==> flow/design.v <==
module bellmanford (reset, clock, GMAR1, GMDR1, GMAR2, GMDR2, IMAR, IMDR, WMAR1, WMAR2, WMDR1, WMDR2, WMWDR, WMWAR, WMWE, OMAR, OMDR, OMWAR, OMWDR, OMWE, NegCycle, Finish);
input clock,reset;
output reg [12:0] GMAR1;
input wire [127:0] GMDR1;
output reg [12:0] GMAR2;
input wire [127:0] GMDR2;
output reg [12:0] IMAR;
input wire [7:0] IMDR;
output reg [12:0] WMAR1;
input wire [127:0] WMDR1;
output reg [12:0] WMAR2;
input wire [127:0] WMDR2;
output reg [12:0] WMWAR;
output reg [127:0] WMWDR;
output reg WMWE;
output wire [12:0] OMAR;
output wire [15:0] OMDR;
assign OMAR = 13'b0;
assign OMDR = 16'b0;
output reg [12:0] OMWAR;
output reg [15:0] OMWDR;
output reg OMWE;
output reg NegCycle;
output reg Finish;
parameter [4:0]  
Init    = 4'b0000,
Init1   = 4'b0001,
Init2   = 4'b0010,
Init3   = 4'b0011,
Upd_S   = 4'b0100,
Upd_D   = 4'b0101, 
BFA1    = 4'b0110,
BFA_Stall1 = 4'b0111,
BFA2    = 4'b1000,
BFA_Stall2    = 4'b1001,
BFA3    = 4'b1010,
BFA_Stall3 = 4'b1011,
BFA4    = 4'b1100,
BFA5    = 4'b1101,
BFA_Stall4 = 4'b1110,
BFA6    = 4'b1111,
OP1     = 5'b10000,
OP_Stall1 = 5'b10001,
OP2     = 5'b10010,
OP3     = 5'b10011,
OP4     = 5'b10100,
OP_Stall2 = 5'b10101,
Refresh1 = 5'b10110,
Refresh2 = 5'b10111,
End1 = 5'b11000,
End2 = 5'b11001,
End3 = 5'b11010;
reg [127:0] GMDR1_reg;
reg [127:0] GMDR2_reg;
reg [7:0] IMDR_reg;
reg [127:0] WMDR1_reg;
reg [127:0] WMDR2_reg;
always@(posedge clock)
begin
    GMDR1_reg <= GMDR1;
    GMDR2_reg <= GMDR2;
    IMDR_reg <= IMDR;
    WMDR1_reg <= WMDR1;
    WMDR2_reg <= WMDR2;
end
reg [7:0] NumNodes;
reg [7:0] NodeCounter;
reg [7:0] Ureg;
reg [7:0] NumLinks;
reg [7:0] LinkCounter;
reg [7:0] Vreg[0:8];
reg signed [7:0] Wreg[0:8];
reg signed [7:0] NewWeight;
reg [7:0] Sub;
reg BFA_flag;
reg signed [7:0] DistU;
reg First_Node;
reg NegativeCycleCheck;
reg FirstLine;
reg MultiLine;
reg [4:0]   current_state, next_state;
always@(posedge clock)
begin
       current_state <= next_state;
end
always@(posedge clock)
begin
	if(reset)
	begin
		WMWE <= 1'b0;
		OMWE <= 1'b0;
		Finish <= 1'b0;
		NegCycle <= 1'b0;
		GMAR1 <= 0;
		GMAR2 <= 0;
		IMAR <= 0;
		WMAR1 <= 0;
		WMAR2 <= 0;
		WMWAR <= 0;
		OMWAR <= 0;
		WMWDR <= 0;
	end
	else
	begin
    		casex(current_state)
    		Init:
    		    begin
                    GMAR1 <= 0;
                    GMAR2 <= 0;
                    IMAR <= 0;
                    WMWAR <= 0;
                    OMWAR <= 13'h1fff;
                    NodeCounter <= 8'h81;
                end
            Init1:
                begin
                end
            Init2:
                begin
                    GMAR1 <= GMAR1 + 1'b1;
                    if (NodeCounter == 8'h81)
                        begin
                            NumNodes <= GMDR1_reg[63:0] - 1'b1;
                            NodeCounter <= GMDR1_reg[7:0] - 2'b10;
    		    		    WMWAR <= WMWAR + 1'b1;
    		    		    WMWE <= 1'b1;
    		    		    WMWDR[127:107] <= 21'b100000000111111110000;
                            WMWDR[106:94] <= GMDR1_reg[12:0];
                        end
    		        else if(NodeCounter != 0)
    		    	    begin
    		    		    WMWAR <= WMWAR + 1'b1;
    		    		    WMWE <= 1'b1;
    		    		    WMWDR[127:107] <= 21'b100000000111111110000;
                            WMWDR[106:94] <= GMDR1_reg[12:0];
    		    		    NodeCounter <= NodeCounter - 8'b00000001;
    		    	    end
			        else
                        begin
                            WMWE <= 1'b0;
                            GMAR1 <= IMDR_reg - 1'b1;
                        end
                end
            Init3:
                begin
                     NodeCounter <= NumNodes;
                     IMAR <= IMAR + 1'b1;
                     OMWE <= 1'b0;
                     WMWE <= 1'b0;
                     GMAR1 <= IMAR + 1'b1;
                end
    		Upd_S:
                begin
				    WMWAR <= IMDR_reg;
                    WMWDR[127] = 1'b0;
                    WMWDR[126:119] = 0;
                    WMWDR[118:111] = IMDR_reg;
                    WMWDR[110:107] <= 4'b0010;
				    WMWE <= 1'b1;
				    WMAR1 <= IMDR_reg;                                       
                    NumLinks <= 0;
                    WMWDR[106:94] <= GMDR1_reg[12:0];
                end
            Upd_D:
                begin
				    WMWAR <= IMDR_reg;
                    WMWDR[127] = 1'b1;
                    WMWDR[126:119] = 8'h00;
                    WMWDR[118:111] = 8'hff;
                    WMWDR[110:107] <= 4'b0001;
				    WMWE <= 1'b1;
			    	WMAR2 <= GMDR2_reg[111:104];
                    WMWDR[106:94] <= GMDR1_reg[12:0];
                end
            BFA1:
                begin
                    IMAR <= IMAR - 1'b1;                                               
                    WMWE <= 1'b0;
                    First_Node <= 0;
                    NegativeCycleCheck <= 0;
                end
            BFA_Stall1:
                begin
                end
            BFA2:
                begin
                    FirstLine <= 1'b1;
                    casex(First_Node)
                        0:
                            begin
                                Ureg <= IMDR_reg;
                                NegativeCycleCheck <= 1'b1;
                                WMAR1 <= IMDR_reg;                                              
                                GMAR1 <= IMDR_reg - 1'b1;                                       
                                IMAR <= IMAR + 1'b1;
                            end
                        1:
                            begin
                                if(GMDR2_reg[127:120] == 0)
                                    begin
                                        NegativeCycleCheck <= 1'b0;
                                        Ureg <= GMDR1_reg[71:64];
                                        WMAR1 <= GMDR1_reg[71:64];                                
                                        NodeCounter <= NodeCounter - 1'b1;
                                        GMAR2 <= GMDR1_reg[71:64] - 1'b1;
                                    end
                                else if(WMDR1_reg[127] == 1'b0)
                                    begin
                                        Ureg <= WMAR1[7:0];
                                        GMAR2 <= WMAR1 - 1'b1;                            
                                    end
                                else if (WMDR1_reg[127] == 1'b1)
                                    begin
                                        if(WMAR1[7:0] == NumNodes)
                                            WMAR1 <= 0;
                                        else
                                            WMAR1 <= WMAR1 + 1'b1;
                                    end
                            end
                    endcase
                end
            BFA_Stall2:
                begin
                end
            BFA3:
                begin
                    GMAR1 <= 0;
                    if(First_Node == 1'b0)
                        GMAR2 <= GMDR1_reg[12:0];
                    else if (First_Node == 1'b1 && WMDR1_reg[127] == 1'b0)
                        GMAR2 <= GMDR2_reg[12:0];
                end
            BFA_Stall3:
                begin
                end
            BFA4:
                begin
                    if(FirstLine == 1'b1)
                        begin
                            DistU <= WMDR1_reg[126:119];
                            NumLinks <= GMDR2_reg[119:112];
                            if(GMDR2_reg[119:112] < 7)
                                begin
                                    MultiLine <= 1'b0;
                                    LinkCounter <= GMDR2_reg[119:112];
                                end
                            else
                                begin
                                    LinkCounter <= 7;
                                    MultiLine <= 1'b1;
                                end
				            Vreg[1] <= GMDR2_reg[111:104];
				            Wreg[1] <= GMDR2_reg[103:96];
				            Vreg[2] <= GMDR2_reg[95:88];
				            Wreg[2] <= GMDR2_reg[87:80];
				            Vreg[3] <= GMDR2_reg[79:72];
				            Wreg[3] <= GMDR2_reg[71:64]; 
				            Vreg[4] <= GMDR2_reg[63:56];
				            Wreg[4] <= GMDR2_reg[55:48]; 
				            Vreg[5] <= GMDR2_reg[47:40];
				            Wreg[5] <= GMDR2_reg[39:32]; 
				            Vreg[6] <= GMDR2_reg[31:24];
				            Wreg[6] <= GMDR2_reg[23:16];
				            Vreg[7] <= GMDR2_reg[15:8];
				            Wreg[7] <= GMDR2_reg[7:0];
                            Vreg[8] <= 0;
                            Wreg[8] <= 0;
                        end
                    else
                        begin
                            if(NumLinks > 8)
                                begin
                                    MultiLine <= 1'b1;
                                    LinkCounter <= 8;
                                end
                            else
                                begin
                                    MultiLine <= 1'b0;
                                    LinkCounter <= NumLinks;
                                end
                            Vreg[1] <= GMDR2_reg[127:120];
                            Wreg[1] <= GMDR2_reg[119:112];
				            Vreg[2] <= GMDR2_reg[111:104];
				            Wreg[2] <= GMDR2_reg[103:96];
				            Vreg[3] <= GMDR2_reg[95:88];
				            Wreg[3] <= GMDR2_reg[87:80];
				            Vreg[4] <= GMDR2_reg[79:72];
				            Wreg[4] <= GMDR2_reg[71:64]; 
				            Vreg[5] <= GMDR2_reg[63:56];
				            Wreg[5] <= GMDR2_reg[55:48]; 
				            Vreg[6] <= GMDR2_reg[47:40];
				            Wreg[6] <= GMDR2_reg[39:32]; 
				            Vreg[7] <= GMDR2_reg[31:24];
				            Wreg[7] <= GMDR2_reg[23:16];
				            Vreg[8] <= GMDR2_reg[15:8];
				            Wreg[8] <= GMDR2_reg[7:0];
                        end
                    Sub <= 0;
                end
            BFA5:
                begin
                    WMWE <= 1'b0;
                    if(WMDR1_reg[127] == 1'b1)
                    begin
                        NumLinks <= 0;
                        LinkCounter <= 0;
                    end
                    if (NumLinks == 0)
                    begin
                       First_Node <= 1'b1;
                    end
                    if(LinkCounter == 0 )
                    begin
                       FirstLine <= 1'b0;
                       GMAR2 <= GMAR2 + 1'b1;
                    end
                    if(NumLinks == 0 && LinkCounter == 0)
                        WMAR1 <= WMAR1 + 1'b1;
                    case(Sub)
                        0: 
                            begin
                                WMAR2 <= Vreg[1];
                                NewWeight <= DistU + Wreg[1];
                            end
                        1: 
                            begin
                                WMAR2 <= Vreg[2];  
                                NewWeight <= DistU + Wreg[2];
                            end
                        2:  
                            begin
                                WMAR2 <= Vreg[3];  
                                NewWeight <= DistU + Wreg[3];
                            end
                        3:  
                            begin
                                WMAR2 <= Vreg[4];  
                                NewWeight <= DistU + Wreg[4];
                            end
                        4:  
                            begin
                                WMAR2 <= Vreg[5];  
                                NewWeight <= DistU + Wreg[5];
                            end
                        5:  
                            begin
                                WMAR2 <= Vreg[6];  
                                NewWeight <= DistU + Wreg[6];
                            end
                        6:  
                            begin
                                WMAR2 <= Vreg[7];  
                                NewWeight <= DistU + Wreg[7];
                            end
                        7:  
                            begin
                                WMAR2 <= Vreg[8];  
                                NewWeight <= DistU + Wreg[8];
                            end
                    endcase
                end
            BFA_Stall4:
                begin
                end
            BFA6:
                begin
                   if($signed(WMDR2_reg[126:119]) > NewWeight || WMDR2_reg[127] == 1)
                    begin
                        NegativeCycleCheck <= 1'b1;
                        casex(Sub)
                            0:  begin
                                    WMWAR <= Vreg[1]; 
                                end
                            1:  begin
                                    WMWAR <= Vreg[2]; 
                                end
                            2:  begin 
                                    WMWAR <= Vreg[3]; 
                                end
                            3:  begin 
                                    WMWAR <= Vreg[4]; 
                                end
                            4:  begin 
                                    WMWAR <= Vreg[5]; 
                                end
                            5:  begin 
                                    WMWAR <= Vreg[6]; 
                                end
                            6:  begin 
                                    WMWAR <= Vreg[7]; 
                                end
                            7:  begin 
                                    WMWAR <= Vreg[8]; 
                                end
                        endcase
                        WMWDR[127] = 1'b0;
                        WMWDR[126:119] <= NewWeight;
                        WMWDR[118:111] <= Ureg;
                        WMWDR[110:107] <= WMDR2_reg[110:107];
                        WMWDR[106:94] <= WMDR2_reg[106:94];
                        WMWE <= 1'b1;
                   end
                   LinkCounter <= LinkCounter - 1'b1;
                   NumLinks <= NumLinks - 1'b1;
                   Sub <= Sub + 1'b1;
                end
            OP1:
                begin
                    WMAR2 <= IMDR_reg;
                end
            OP_Stall1:
                begin
                end
            OP2:
                begin
                    OMWAR <= OMWAR + 1'b1;
                    OMWDR <= WMDR2_reg[126:119];
                    OMWE <= 1'b1;
                    WMAR2 <= WMDR2_reg[118:111];
                end
            OP3:
                begin
                    OMWAR <= OMWAR + 1'b1;
                    OMWDR <= IMDR_reg;
                    OMWE <= 1'b1;
                    IMAR <= IMAR + 1'b1;
                end
            OP4:
                begin
                    OMWDR <= WMAR2;
                    OMWE <= 1'b1;
                    OMWAR <= OMWAR + 1'b1;
                    WMAR2 <= WMDR2_reg[118:111];
                    WMAR1 <= NumNodes;
                end
            OP_Stall2:
                begin
                    OMWE <= 1'b0;
                end
            End1:
                begin
                    if(IMDR_reg == 8'hff)
                    begin
                        NodeCounter <= NumNodes;
                        OMWDR <= 16'hFFFF;
                        OMWE <= 1'b1;
                        OMWAR <= OMWAR + 1'b1;
                    end
                    else
                    begin
                        OMWDR <= 8'h0;
                        OMWE <= 1'b1;
                        OMWAR <= OMWAR + 1'b1;
                    end
                end
            Refresh1:
                begin
                    OMWE <= 1'b0;
                    WMWAR <= NumNodes;
                    WMWDR[127:107] <= 21'b100000000111111110000;
                    WMWDR[106:94] <= WMDR1_reg[104:96];
                    WMWE <= 1'b1;
                    IMAR <= IMAR + 1'b1;
                end
            Refresh2:
                begin
                    WMWAR <= WMWAR - 1'b1;
                    WMWDR[127:107] <= 21'b100000000111111110000;
                    WMWE <= 1'b1;
                end
            End2:
                begin
                    OMWE <= 1'b0;
                    WMWE <= 1'b0;
                    Finish <= 1'b1; 
                end
            End3:
                begin
                    NegCycle <= 1'b1; 
                end
        endcase
	end
end
always@(*)
begin
	if(reset)
		next_state = Init;
	else if(current_state == Init)
        next_state = Init1;
    else if(current_state == Init1)
        next_state = Init2;
    else if(current_state == Init2)
	begin
		if (NodeCounter == 0)
			next_state = Init3;
        else
            next_state <= Init1;
	end
	else if(current_state == Init3)
			next_state = Upd_S;
	else if(current_state == Upd_S)
			next_state = Upd_D;
    else if(current_state == Upd_D)
            next_state = BFA1;
	else if(current_state == BFA1)
            next_state = BFA_Stall1;
    else if(current_state == BFA_Stall1)
            next_state = BFA2;
	else if(current_state == BFA2)
    begin
        if (WMDR1_reg[127] == 1'b1)
            next_state = BFA_Stall1;
        else if(First_Node == 1)
        begin
            if ((NegativeCycleCheck == 1'b0) && GMDR2_reg[127:120] == 8'h00 )
                next_state = OP1;
            else if((NodeCounter == 8'h01) && (NegativeCycleCheck == 1'b0) && GMDR2_reg[127:120] == 8'h00)
                next_state = OP1;
            else if((NodeCounter == 8'h01) && (NegativeCycleCheck == 1'b1))
                next_state = End3;
            else
                next_state = BFA_Stall2;
            end
        else if (WMDR1_reg[127] == 1'b0 && First_Node == 1'b0)
            next_state = BFA_Stall2;
        else if (WMDR1_reg[127] == 1'b1)
            next_state = BFA_Stall1;
        else
            next_state = BFA_Stall2;
    end
	else if(current_state == BFA_Stall2)
            next_state = BFA3;
	else if(current_state == BFA3)
    begin
        if(WMDR1_reg[127] == 1'b1)
            next_state = BFA2;
        else
            next_state = BFA_Stall3;
    end
	else if(current_state == BFA_Stall3)
    begin
        if(WMDR1_reg[127] == 1'b1)
            next_state = BFA5;
        else
            next_state = BFA4;
    end
	else if(current_state == BFA4)
            next_state = BFA5;
	else if(current_state == BFA5)
    begin
        if (WMDR1_reg[127] == 1'b1)
            next_state = BFA_Stall1;
        else if(NumLinks == 0 && LinkCounter == 0)
            next_state = BFA_Stall1;
        else if (NumLinks != 0 && LinkCounter == 0)
            next_state = BFA_Stall3;
        else
            next_state = BFA_Stall4;
    end
	else if(current_state == BFA_Stall4)
            next_state = BFA6;
	else if(current_state == BFA6)
            next_state = BFA5;
    else if(current_state == OP1)
            next_state = OP_Stall1;
    else if(current_state == OP_Stall1)
            next_state = OP2;
    else if(current_state == OP2)
            next_state = OP3;
    else if(current_state == OP3)
            next_state = OP4;
    else if(current_state == OP4)
        begin
            if(WMDR2_reg[108] == 1'b1)
                next_state = End1;
            else
                next_state = OP_Stall2;
        end
    else if(current_state == OP_Stall2)
            next_state = OP4;
    else if(current_state == Refresh1)
        next_state = Refresh2;
    else if(current_state == Refresh2)
        begin
            if(WMWAR == 0)
                next_state = Init3;
            else
                next_state = Refresh2;
        end
    else if(current_state == End1)
        begin
            if(IMDR_reg == 8'hFF)
                next_state = Refresh1;
            else
                next_state = End2;
        end
    else
        next_state = current_state;
end
endmodule
# ---- Step by step through the tools: bellmanford
# Tool output for the design above before and after an edit, in the order of the flow.
# "orig" refers to lines of the RTL above, "edited" to lines of the edited file.
# "change": "edited" minus "orig" as printed here. "change_rel_pct": 100 x difference / "orig".
# Operators carry their Yosys type and port widths (W data, S select, Z words).
# Library cell names are shortened.
# Not given: -
dict set report setup {
  top {bellmanford}
  clk_port {clock}
  cell_library {sky130hd}
  corner {tt_025C_1v80}
}

# ---- Edit of the RTL
# The edit as a unified diff against the file above.
# The edit is scripted, without regard to the design's behaviour, which it may alter; it was not made to optimise anything.
# begin of diff
@@ -18,5 +18,5 @@
 assign OMAR = 13'b0;
 assign OMDR = 16'b0;
-output reg [12:0] OMWAR;
+output reg [13:0] OMWAR;
 output reg [15:0] OMWDR;
 output reg OMWE;
# end of diff

# ---- Word level
# Counts by Yosys on the flattened word-level netlist (proc, flatten, opt, wreduce). Print and check cells are left out.
# item orig edited change change_rel_pct
set op_classes {}
lappend op_classes {reduce_and_logical 78 78 0 0.00}
lappend op_classes {logic 4 4 0 0.00}
lappend op_classes {shift 0 0 0 -}
lappend op_classes {mul 0 0 0 -}
lappend op_classes {n_cmp 3 3 0 0.00}
lappend op_classes {n_addsub 26 26 0 0.00}
lappend op_classes {div 0 0 0 -}
lappend op_classes {mux 131 131 0 0.00}
lappend op_classes {n_eq 56 56 0 0.00}
# op orig edited change change_rel_pct
set ops {}
lappend ops {{$add A13 B1 Y13 const B} 6 5 -1 -16.67}
lappend ops {{$pmux W13 S2} 2 1 -1 -50.00}
lappend ops {{$add A14 B1 Y14 const B} 0 1 1 -}
lappend ops {{$pmux W14 S2} 0 1 1 -}
# Unchanged operator kinds not shown: 69.
# item orig edited change change_rel_pct
set bits {}
lappend bits {inputBits 522 522 0 0.00}
lappend bits {latch_bits 0 0 0 -}
lappend bits {output_inout_bits 268 269 1 0.37}
lappend bits {mem_count 0 0 0 -}
lappend bits {romBits 0 0 0 -}
lappend bits {ram_bits 0 0 0 -}
lappend bits {clocked_rd_ports_x_width 0 0 0 -}
lappend bits {ff_bits 809 810 1 0.12}

# ---- Longest topological paths
# Longest topological path by Yosys (ltp), each cell counted once; first at word level (registers and memories cut), then after technology mapping (sequential cells cut; the memories' decode and read muxes count).
# item orig edited change change_rel_pct
set depth {}
lappend depth {ltp_word 27 27 0 0.00}
lappend depth {ABC_AREA 0 0 - -}
lappend depth {depth_mapped 17 16 -1 -5.88}

# ---- After synthesis
# The flow's flattened synthesis, as Yosys stat reports it; memories are mapped. The netlist is that of the ABC_AREA named above (0 if unset); the other value can give another one.
# cell orig edited change change_rel_pct
set types {}
lappend types {nand2_1 151 128 -23 -15.23}
lappend types {o21ai_0 97 74 -23 -23.71}
lappend types {a31oi_1 26 45 19 73.08}
lappend types {nor3_1 48 63 15 31.25}
lappend types {xnor2_1 66 80 14 21.21}
lappend types {a21oi_1 131 119 -12 -9.16}
lappend types {nand3_1 58 46 -12 -20.69}
lappend types {nand4_1 17 29 12 70.59}
lappend types {o31ai_1 5 17 12 240.00}
lappend types {a222oi_1 47 36 -11 -23.40}
lappend types {xor2_1 44 33 -11 -25.00}
lappend types {nand2b_1 16 6 -10 -62.50}
lappend types {o211ai_1 4 14 10 250.00}
lappend types {inv_1 53 61 8 15.09}
lappend types {a311oi_2 0 7 7 -}
lappend types {and3_1 12 18 6 50.00}
lappend types {nor2_1 171 166 -5 -2.92}
lappend types {a211oi_1 32 27 -5 -15.62}
# Unchanged cell types not shown: 18.
# Not every row of either side is listed.
# item orig edited change change_rel_pct
set synth_totals {}
lappend synth_totals {n_buf 291 290 -1 -0.34}
lappend synth_totals {seq_area_um2 13332.8 13352.8 20.0 0.15}
lappend synth_totals {flip_flops 564 565 1 0.18}
lappend synth_totals {yosys_area_um2 24987.7 25330.5 342.8 1.37}
lappend synth_totals {cells 2357 2361 4 0.17}

# ---- Timing after synthesis
# Path of least setup slack by OpenSTA after synthesis, without wires, with an ideal clock, recovery checks aside; 20% of the period is set as input and as output delay. Where synthesis merged equal registers, the netlist keeps one of their names.
# item orig edited change change_rel_pct
set synth_timing {}
lappend synth_timing {path_kind {input to register} {input to register} - -}
lappend synth_timing {from {input reset} {input reset} - -}
lappend synth_timing {to {register DistU[0]} {register DistU[0]} - -}
lappend synth_timing {stages 4 3 -1 -25.00}
lappend synth_timing {path_buffers 2 1 -1 -50.00}
lappend synth_timing {period_ns 5.0 5.0 0.0 0.00}
lappend synth_timing {t_required_ns 4.664 4.664 0.000 0.00}
lappend synth_timing {delay_ns 6.806 6.899 0.093 1.37}
lappend synth_timing {setup_slack_ns -2.806 -2.899 -0.093 -}
lappend synth_timing {t_arrival_ns 7.470 7.563 0.093 1.24}
lappend synth_timing {period_less_setup_slack_ns 7.806 7.899 0.093 1.19}
# "delay_ns" is the arrival time less input delay plus setup time.
# "stages" counts driving pins, that of a launching flip-flop among them; a cell with two outputs on the path counts twice.
# "period_less_setup_slack_ns" is the clock period less the worst setup slack; recovery checks do not enter. This is arithmetic on one report: input and output delays are still those of the set period (20% each).
# The rows between start and end are the longest chain of elaborated cells between them; the timing report does not say that the signal goes this way. Where chains are equally long, one stands for them.
# A line is the first line of the expression or statement that the cell stems from. Yosys adds cells for indexed reads and writes and turns some case tables into memories.
dict set report synth_via_orig {
  cell_sequence {clkbuf_1 > clkbuf_1 > nor2_1 > and2_1}
  elab_chain_len 2
  cone_cells 2
  classes_between {1 x logic; 1 x reduce/logical}
}
# item line
set synth_rtl_orig {}
lappend synth_rtl_orig {{from (decl)} 2} ;# input clock,reset;
lappend synth_rtl_orig {{$not A1 Y1} -}
lappend synth_rtl_orig {{$reduce_and A3 Y1} -}
lappend synth_rtl_orig {{to (assign)} 240} ;# DistU <= WMDR1_reg[126:119];
lappend synth_rtl_orig {{to (decl)} 76} ;# reg signed [7:0] DistU;
dict set report synth_via_edited {
  cell_sequence {clkbuf_1 > nor2b_1 > and2_1}
  elab_chain_len 2
  cone_cells 2
  classes_between {1 x logic; 1 x reduce/logical}
}
# item line
set synth_rtl_edited {}
lappend synth_rtl_edited {{from (decl)} 2} ;# input clock,reset;
lappend synth_rtl_edited {{$not A1 Y1} -}
lappend synth_rtl_edited {{$reduce_and A3 Y1} -}
lappend synth_rtl_edited {{to (assign)} 240} ;# DistU <= WMDR1_reg[126:119];
lappend synth_rtl_edited {{to (decl)} 76} ;# reg signed [7:0] DistU;

# ---- Worst path after layout
# From the final timing report of the runs of pair A: the path of least setup slack in the routed layout; clock arrival at registers is part of the times.
# item orig edited change change_rel_pct
set layout_timing {}
lappend layout_timing {path_kind {register to register} {register to register} - -}
lappend layout_timing {from {register Sub[5]} {register Sub[5]} - -}
lappend layout_timing {to {register NewWeight[6]} {register NewWeight[7]} - -}
lappend layout_timing {t_arrival_ns 4.55 4.51 -0.04 -0.88}
lappend layout_timing {stages 13 12 -1 -7.69}
lappend layout_timing {t_required_ns 5.37 5.39 0.02 0.37}
lappend layout_timing {period_ns 5.0 5.0 0.0 0.00}
lappend layout_timing {setup_slack_ns 0.81 0.87 0.06 -}
lappend layout_timing {path_buffers 0 0 0 -}
# The rows between start and end are the longest chain of elaborated cells between them; the timing report does not say that the signal goes this way. Where chains are equally long, one stands for them.
# A register here has more assigning lines than the two given.
# orig: The path ends at the data pin of a flip-flop with enable; ways to the enable are not counted.
dict set report layout_via_orig {
  cell_sequence {edfxtp_1 > or4_1 > nor2_1 > nand2_1 > a222oi_1 > nand2_1 > ha_1 > fa_1 > a21o_1 > a21oi_1 > o21bai_1 > a21oi_1 > xnor2_1}
  elab_chain_len 2
  cone_cells 9
  classes_between {7 x eq/ne; 1 x mux; 1 x reduce/logical}
}
# item line
set layout_rtl_orig {}
lappend layout_rtl_orig {{from (decl)} 74} ;# reg [7:0] Sub;
lappend layout_rtl_orig {{from (assign)} 298} ;# Sub <= 0;
lappend layout_rtl_orig {{from (assign)} 405} ;# Sub <= Sub + 1'b1;
lappend layout_rtl_orig {{$eq A8 B3 Y1} 319} ;# case(Sub)
lappend layout_rtl_orig {{$pmux W8 S8} 319}
lappend layout_rtl_orig {{to (assign)} 323} ;# NewWeight <= DistU + Wreg[1];
lappend layout_rtl_orig {{to (assign)} 328} ;# NewWeight <= DistU + Wreg[2];
lappend layout_rtl_orig {{to (decl)} 73} ;# reg signed [7:0] NewWeight;
# edited: The path ends at the data pin of a flip-flop with enable; ways to the enable are not counted.
dict set report layout_via_edited {
  cell_sequence {edfxtp_1 > or4_4 > or2_2 > nor3b_2 > a221o_1 > ha_1 > a21o_1 > a21oi_1 > nor2b_1 > o21a_1 > o41ai_1 > xnor2_1}
  elab_chain_len 2
  cone_cells 9
  classes_between {7 x eq/ne; 1 x mux; 1 x reduce/logical}
}
# item line
set layout_rtl_edited {}
lappend layout_rtl_edited {{from (decl)} 74} ;# reg [7:0] Sub;
lappend layout_rtl_edited {{from (assign)} 298} ;# Sub <= 0;
lappend layout_rtl_edited {{from (assign)} 405} ;# Sub <= Sub + 1'b1;
lappend layout_rtl_edited {{$eq A8 B3 Y1} 319} ;# case(Sub)
lappend layout_rtl_edited {{$pmux W8 S8} 319}
lappend layout_rtl_edited {{to (assign)} 323} ;# NewWeight <= DistU + Wreg[1];
lappend layout_rtl_edited {{to (assign)} 328} ;# NewWeight <= DistU + Wreg[2];
lappend layout_rtl_edited {{to (decl)} 73} ;# reg signed [7:0] NewWeight;

# ---- Measured runs
# Both versions went through the flow (Yosys, OpenROAD) with the same settings in each pair. Constraints: input delay and output delay 20% of the set period each, output load 0.01 pF.
dict set report settings_pair_A {
  period_ns 5.0
  CAP_MARGIN 20
  CORE_MARGIN 2
  CORE_UTILIZATION 40
  SLEW_MARGIN 20
}
# item orig edited change change_rel_pct
set measured_pair_A {}
lappend measured_pair_A {die_um2 64485.5 65354.4 868.9 1.35}
lappend measured_pair_A {timing.achieved_period_ns 4.187 4.128 -0.059 -1.41}
lappend measured_pair_A {layout_utilization_frac 0.5 0.498 -0.002 -}
lappend measured_pair_A {ys_area_um2 24987.7 25330.5 342.8 1.37}
lappend measured_pair_A {setupTns_ns 0.000 0.000 0.000 -}
lappend measured_pair_A {setup_ws_ns 0.813 0.872 0.059 -}
dict set report settings_pair_B {
  CELL_PAD_IN_SITES_DETAIL_PLACEMENT 0
  CORE_MARGIN 9
  CORE_UTILIZATION 23
  MAX_ROUTING_LAYER {met4}
  PLACE_DENSITY_LB_ADDON 0.13
  SETUP_SLACK_MARGIN 1.48
  period_ns 6.59
  CAP_MARGIN 20
  SLEW_MARGIN 20
}
# item orig edited change change_rel_pct
set measured_pair_B {}
lappend measured_pair_B {die_um2 120833.0 122402.0 1569.0 1.30}
lappend measured_pair_B {timing.achieved_period_ns 3.941 4.228 0.287 7.28}
lappend measured_pair_B {layout_utilization_frac 0.297 0.297 0.000 -}
lappend measured_pair_B {ys_area_um2 24987.7 25330.5 342.8 1.37}
lappend measured_pair_B {setupTns_ns 0.000 0.000 0.000 -}
lappend measured_pair_B {setup_ws_ns 2.649 2.362 -0.287 -}
# "timing.achieved_period_ns": clock period set for the run, less the worst setup slack. It is reckoned from that one timing run; input and output delays stay at 20% of the period that was set.
